==> flow/design.v <==
module fullreg #(  parameter N = 16 )(
    input [N-1:0] d,
    output reg [N-1:0] q,
    input clk,
    input en,
    input clr,  
    input rst   
    );
always @(posedge clk,posedge rst) begin
    if(rst)
        q<=0;
    else    
    if(en==1)begin
        if(clr)
            q<=0;
        else
            q<=d;
    end
end
endmodule
module exp_adder_bias (
    input  wire [7:0] exp1,    
    input  wire [7:0] exp2,    
    output wire [7:0] exp_out  
);
    wire [8:0] sum;            
    wire [8:0] sum_minus_bias;
    assign sum = exp1 + exp2;
    assign sum_minus_bias = sum - 9'd127;
    assign exp_out = sum_minus_bias[7:0];
endmodule
module exp_normalizer (
    input  wire        msb_mult,    
    input  wire [7:0]  exp_in,      
    output wire [7:0]  exp_out      
);
    assign exp_out = msb_mult ? (exp_in + 8'd1) : exp_in;
endmodule
module mantissa_normalizer (
    input  wire [47:0] mult_out,    
    output wire [23:0] mant_out     
);
    assign mant_out = mult_out[47] ? 
                      mult_out[47:24] : 
                      mult_out[46:23];
endmodule
module mult24 (
    input  wire [23:0] a,    
    input  wire [23:0] b,    
    output wire [47:0] p     
);
    assign p = $unsigned(a) * $unsigned(b);
endmodule
module fp32mult (
    input  wire [31:0] x1,
    input  wire [31:0] x2,
    input  wire        en,
    input  wire        rst,
    input  wire        clk,
    output wire [31:0] y,
    output wire        ready
);
    wire [31:0] x1_reg;
    wire [31:0] x2_reg;
    fullreg #(32) reg_x1 (.clk(clk), .rst(rst), .clr(1'b0), .en(en), .d(x1), .q(x1_reg));
    fullreg #(32) reg_x2 (.clk(clk), .rst(rst), .clr(1'b0), .en(en), .d(x2), .q(x2_reg));
    wire sign1 = x1_reg[31];
    wire sign2 = x2_reg[31];
    wire [7:0] exp1 = x1_reg[30:23];
    wire [7:0] exp2 = x2_reg[30:23];
    wire [23:0] mant1 = {1'b1, x1_reg[22:0]};  
    wire [23:0] mant2 = {1'b1, x2_reg[22:0]};
    wire sign_result = sign1 ^ sign2;
    wire [7:0] exp_sum;
      wire en_d1;
    wire en_d2;
    exp_adder_bias exp_add_inst (
        .exp1(exp1),
        .exp2(exp2),
        .exp_out(exp_sum)
    );
    wire [47:0] mant_product;
    mult24 mult_inst (
        .a(mant1),
        .b(mant2),
        .p(mant_product)
    );
    wire [7:0] exp_norm;
    exp_normalizer exp_norm_inst (
        .msb_mult(mant_product[47]),
        .exp_in(exp_sum),
        .exp_out(exp_norm)
    );
    wire [23:0] mant_norm;
    mantissa_normalizer mant_norm_inst (
        .mult_out(mant_product),
        .mant_out(mant_norm)
    );
    wire [31:0] result_comb;
    assign result_comb = {sign_result, exp_norm, mant_norm[22:0]};
    fullreg #(32) reg_out (
        .clk(clk),
        .rst(rst),
        .clr(1'b0),
        .en(en_d1),
        .d(result_comb),
        .q(y)
    );
    fullreg #(1) reg_en_stage1 (
        .clk(clk),
        .rst(rst),
        .clr(1'b0),
        .en(1'b1),
        .d(en),
        .q(en_d1)
    );
    fullreg #(1) reg_en_stage2 (
        .clk(clk),
        .rst(rst),
        .clr(1'b0),
        .en(1'b1),
        .d(en_d1),
        .q(en_d2)
    );
    assign ready = en_d2;
endmodule
From RTL to reports: fp32mult. What the tools print for fp32mult, step after step. Line numbers count from 1 in the design file above. Operators carry their Yosys type and port widths (W data, S select, Z words). Library cell names are shortened. The mark -- stands for no value.

Top: fp32mult. Clock: clk. Library: sky130hd. Corner: tt_025C_1v80.

After elaboration. Source: Yosys, flattened and elaborated, memories not mapped. Widths are those after wreduce; folded enables and synchronous resets count as part of the registers. Registers that Yosys merges into a memory's read port (data or address) are not register bits. Print and check cells do not count. Equal cells are merged and count once.

Flip-flop bits (word level): 98. Under input bits stands 67.

The entry for $add $sub $neg reads 3. Under $mul stands 1. The figure for multiplexer cells is 2. The entry for bitwise logic cells reads 1.

Operators with widths (count): $mul A24 B24 Y48 (1); $mux W23 (1); $add A8 B1 Y8 const B (1); $sub A8 B7 Y8 const B (1); $add A8 B8 Y8 (1); $mux W8 (1); $xor A1 B1 Y1 (1).

Longest topological paths. Longest topological path by Yosys (ltp), each cell counted once; first at word level (registers and memories cut), then after technology mapping (sequential cells cut; the memories' decode and read muxes count).

For word-level depth the number is 4. For ABC_AREA the number is 1. For gate-level depth with buffers the number is 34. For depth with buffers taken out the number is 32.

Synthesis result. Source: synth_stat.txt of the flow (Yosys; design flattened, memories mapped). It holds for the ABC_AREA given above (unset counts as 0); a run with the other value may have another netlist.

The entry for standard cells after synthesis reads 3165. The entry for cell area after synthesis reads 24378.4 µm². Under area of sequential cells stands 2452.4 µm². The figure for flip-flop cells is 98. Under buffers stands 113.

Cells by type (count): fa_1 (482); inv_1 (971); nand2_1 (917); dfrtp_1 (98); ha_1 (183); mux2_2 (46); clkbuf_1 (106); nand3_1 (64); nor2_1 (76); a21oi_1 (55); o21ai_0 (39); nand4_1 (19); xor2_1 (11); nand2_2 (12); o21bai_1 (10); xnor2_1 (8); a21oi_2 (7); nand3b_1 (8).

Not listed: further types 18, cells in them 53.

Worst setup path after synthesis. Path of least setup slack by OpenSTA after synthesis, without wires, with an ideal clock, recovery checks aside; 20% of the period is set as input and as output delay. Where synthesis merged equal registers, the netlist keeps one of their names.

Kind: register -> register. Start point: register reg_x1.q[13]. End point: register reg_out.q[26]. Under clock period stands 10000 ps. The entry for library setup time reads 117 ps. For arrival time the number is 6044 ps. The figure for data required time is 9883 ps. The figure for path slack is 3839 ps. The figure for path delay is 6161 ps. The entry for driving pins on the path reads 32. Synthesis period reached: 6161 ps.

"path delay" is the arrival time less input delay plus setup time. "driving pins on the path" counts driving pins, that of a launching flip-flop among them; a cell with two outputs on the path counts twice. "synthesis period reached" = period - worst setup slack (recovery checks aside). The figure is calculated, with input and output delays left at 20% of the set period. Between the ends stands the longest chain of elaborated cells between them, by number of cells; it is not shown to be the way that was timed. Of several equally long chains one is given. Each line given opens the expression or statement behind the cell; cells for indexed reads and writes are added by Yosys, which also makes memories of some case tables. A register here has more assigning lines than the two given.

Cell sequence: dfrtp_1 clkbuf_1 nand2_1 fa_1 inv_1 fa_1 inv_1 fa_1 inv_1 fa_1 inv_1 fa_1 inv_1 fa_1 inv_1 fa_1 inv_1 ha_1 nand2_1 nor2_1 nand2_1 inv_2 nand2_2 nor2_2 nand2_2 nand3_2 nand2_2 nand2_4 buf_6 nand3b_1 nand3_1 nand2_1. The figure for length of the longest elaborated chain is 2. The figure for elaborated cells between the ends (all ways) is 2. Those cells by class: mul (1); mux (1).

RTL lines, path after synthesis: from (decl) (line 3) `output reg [N-1:0] q,`; from (assign) (line 11) `q<=0;`; from (assign) (line 17) `q<=d;`; $mul A24 B24 Y48 (line 52) `assign p = $unsigned(a) * $unsigned(b);`; $mux W8 (line 37) `assign exp_out = msb_mult ? (exp_in + 8'd1) : exp_in;`; to (assign) (line 15) `q<=0;`; to (assign) (line 17); to (decl) (line 3).

Worst path after layout. From the final timing report of run 1: the path of least setup slack in the routed layout; clock arrival at registers is part of the times. The report prints the path's times to 10 ps; the period is as set.

Kind: register -> register. Start point: register reg_x2.q[3]. End point: register reg_out.q[30]. Under clock period stands 10000 ps. The entry for library setup time reads 60 ps. For arrival time the number is 7880 ps. The figure for data required time is 10330 ps. The figure for path slack is 2460 ps. The entry for driving pins on the path reads 28.

Between the ends stands the longest chain of elaborated cells between them, by number of cells; it is not shown to be the way that was timed. Of several equally long chains one is given. A register here has more assigning lines than the two given.

Cell sequence: dfrtp_1 nand2_1 fa_1 inv_1 fa_1 inv_1 fa_1 fa_1 inv_1 fa_1 fa_1 inv_1 fa_1 inv_1 ha_1 nand2_1 inv_1 a21oi_1 nand2_1 nand2_1 nand2_1 nand2_1 nand4_1 nand2_4 o21ai_0 nand2_1 nand2_1 nand2_1. The figure for length of the longest elaborated chain is 2. The figure for elaborated cells between the ends (all ways) is 2. Those cells by class: mul (1); mux (1).

RTL lines, path post-layout: from (decl) (line 3) `output reg [N-1:0] q,`; from (assign) (line 11) `q<=0;`; from (assign) (line 17) `q<=d;`; $mul A24 B24 Y48 (line 52) `assign p = $unsigned(a) * $unsigned(b);`; $mux W8 (line 37) `assign exp_out = msb_mult ? (exp_in + 8'd1) : exp_in;`; to (assign) (line 15) `q<=0;`; to (assign) (line 17); to (decl) (line 3).

--- measured runs ---
Top module fp32mult; platform sky130hd; tools Yosys and OpenROAD; 5 stored runs in no particular order. Input and output delays are each 20% of the period that was set; the output load is 0.01 pF. "clock period achieved" = clock period - worst setup slack. The figure is calculated, with input and output delays left at 20% of the set period.

Run 1 has these settings: ABC_AREA 1; CORE_MARGIN 9; CORE_UTILIZATION 40; CTS_CLUSTER_DIAMETER 116; CTS_CLUSTER_SIZE 66; GPL_ROUTABILITY_DRIVEN 1; HOLD_SLACK_MARGIN -0.03; MAX_ROUTING_LAYER met4; MIN_ROUTING_LAYER met2; PLACE_DENSITY_LB_ADDON 0.17; SLEW_MARGIN 5; TNS_END_PERCENT 45; period_ns 10.0; CAP_MARGIN 20. The total die area is 70156.1 µm². For the utilization of the finished layout the run shows 44.8%. The measured clock period achieved is 7541 ps. The setup slack of the critical path stands at 2459 ps. The standard-cell area of the final layout comes to 27068.5 µm². The area of the synthesized netlist comes to 24378.4 µm². The total negative setup slack is 0 ps.

Run 2 has these settings: CAP_MARGIN 35; CORE_UTILIZATION 41; GPL_ROUTABILITY_DRIVEN 1; MIN_ROUTING_LAYER met2; PLACE_DENSITY_LB_ADDON 0.02; TNS_END_PERCENT 95; period_ns 12.4; CORE_MARGIN 2; SLEW_MARGIN 20. The total die area is 57140.1 µm². For the utilization of the finished layout the run shows 45.5%. The measured clock period achieved is 8493 ps. The setup slack of the critical path stands at 3907 ps. The standard-cell area of the final layout comes to 24945.2 µm². The area of the synthesized netlist comes to 22650.5 µm². The total negative setup slack is 0 ps.

Run 3 has these settings: CAP_MARGIN 15; CELL_PAD_IN_SITES_DETAIL_PLACEMENT 0; CELL_PAD_IN_SITES_GLOBAL_PLACEMENT 3; CORE_ASPECT_RATIO 1.66; CORE_MARGIN 7; CORE_UTILIZATION 41; CTS_CLUSTER_DIAMETER 42; GPL_ROUTABILITY_DRIVEN 1; MAX_ROUTING_LAYER met5; MIN_ROUTING_LAYER met1; PLACE_DENSITY 0.89; SETUP_SLACK_MARGIN 1.48; SLEW_MARGIN 35; TNS_END_PERCENT 75; period_ns 11.0. The total die area is 62234.9 µm². For the utilization of the finished layout the run shows 45.4%. The measured clock period achieved is 8743 ps. The setup slack of the critical path stands at 2257 ps. The standard-cell area of the final layout comes to 24671.2 µm². The area of the synthesized netlist comes to 22650.5 µm². The total negative setup slack is 0 ps.

Run 4 has these settings: CORE_UTILIZATION 50; period_ns 8.69; CAP_MARGIN 20; CORE_MARGIN 2; SLEW_MARGIN 20. The total die area is 47019.6 µm². For the utilization of the finished layout the run shows 55.2%. The measured clock period achieved is 8255 ps. The setup slack of the critical path stands at 435 ps. The standard-cell area of the final layout comes to 24589.8 µm². The area of the synthesized netlist comes to 22650.5 µm². The total negative setup slack is 0 ps.

Run 5 has these settings: CAP_MARGIN 15; CELL_PAD_IN_SITES_DETAIL_PLACEMENT 0; CORE_MARGIN 2; CORE_UTILIZATION 54; MIN_ROUTING_LAYER met2; PLACE_DENSITY_LB_ADDON 0.17; SLEW_MARGIN 15; TNS_END_PERCENT 30; period_ns 9.36. The total die area is 43599.5 µm². For the utilization of the finished layout the run shows 58.9%. The measured clock period achieved is 8919 ps. The setup slack of the critical path stands at 441 ps. The standard-cell area of the final layout comes to 24538.5 µm². The area of the synthesized netlist comes to 22650.5 µm². The total negative setup slack is 0 ps.
--- end ---
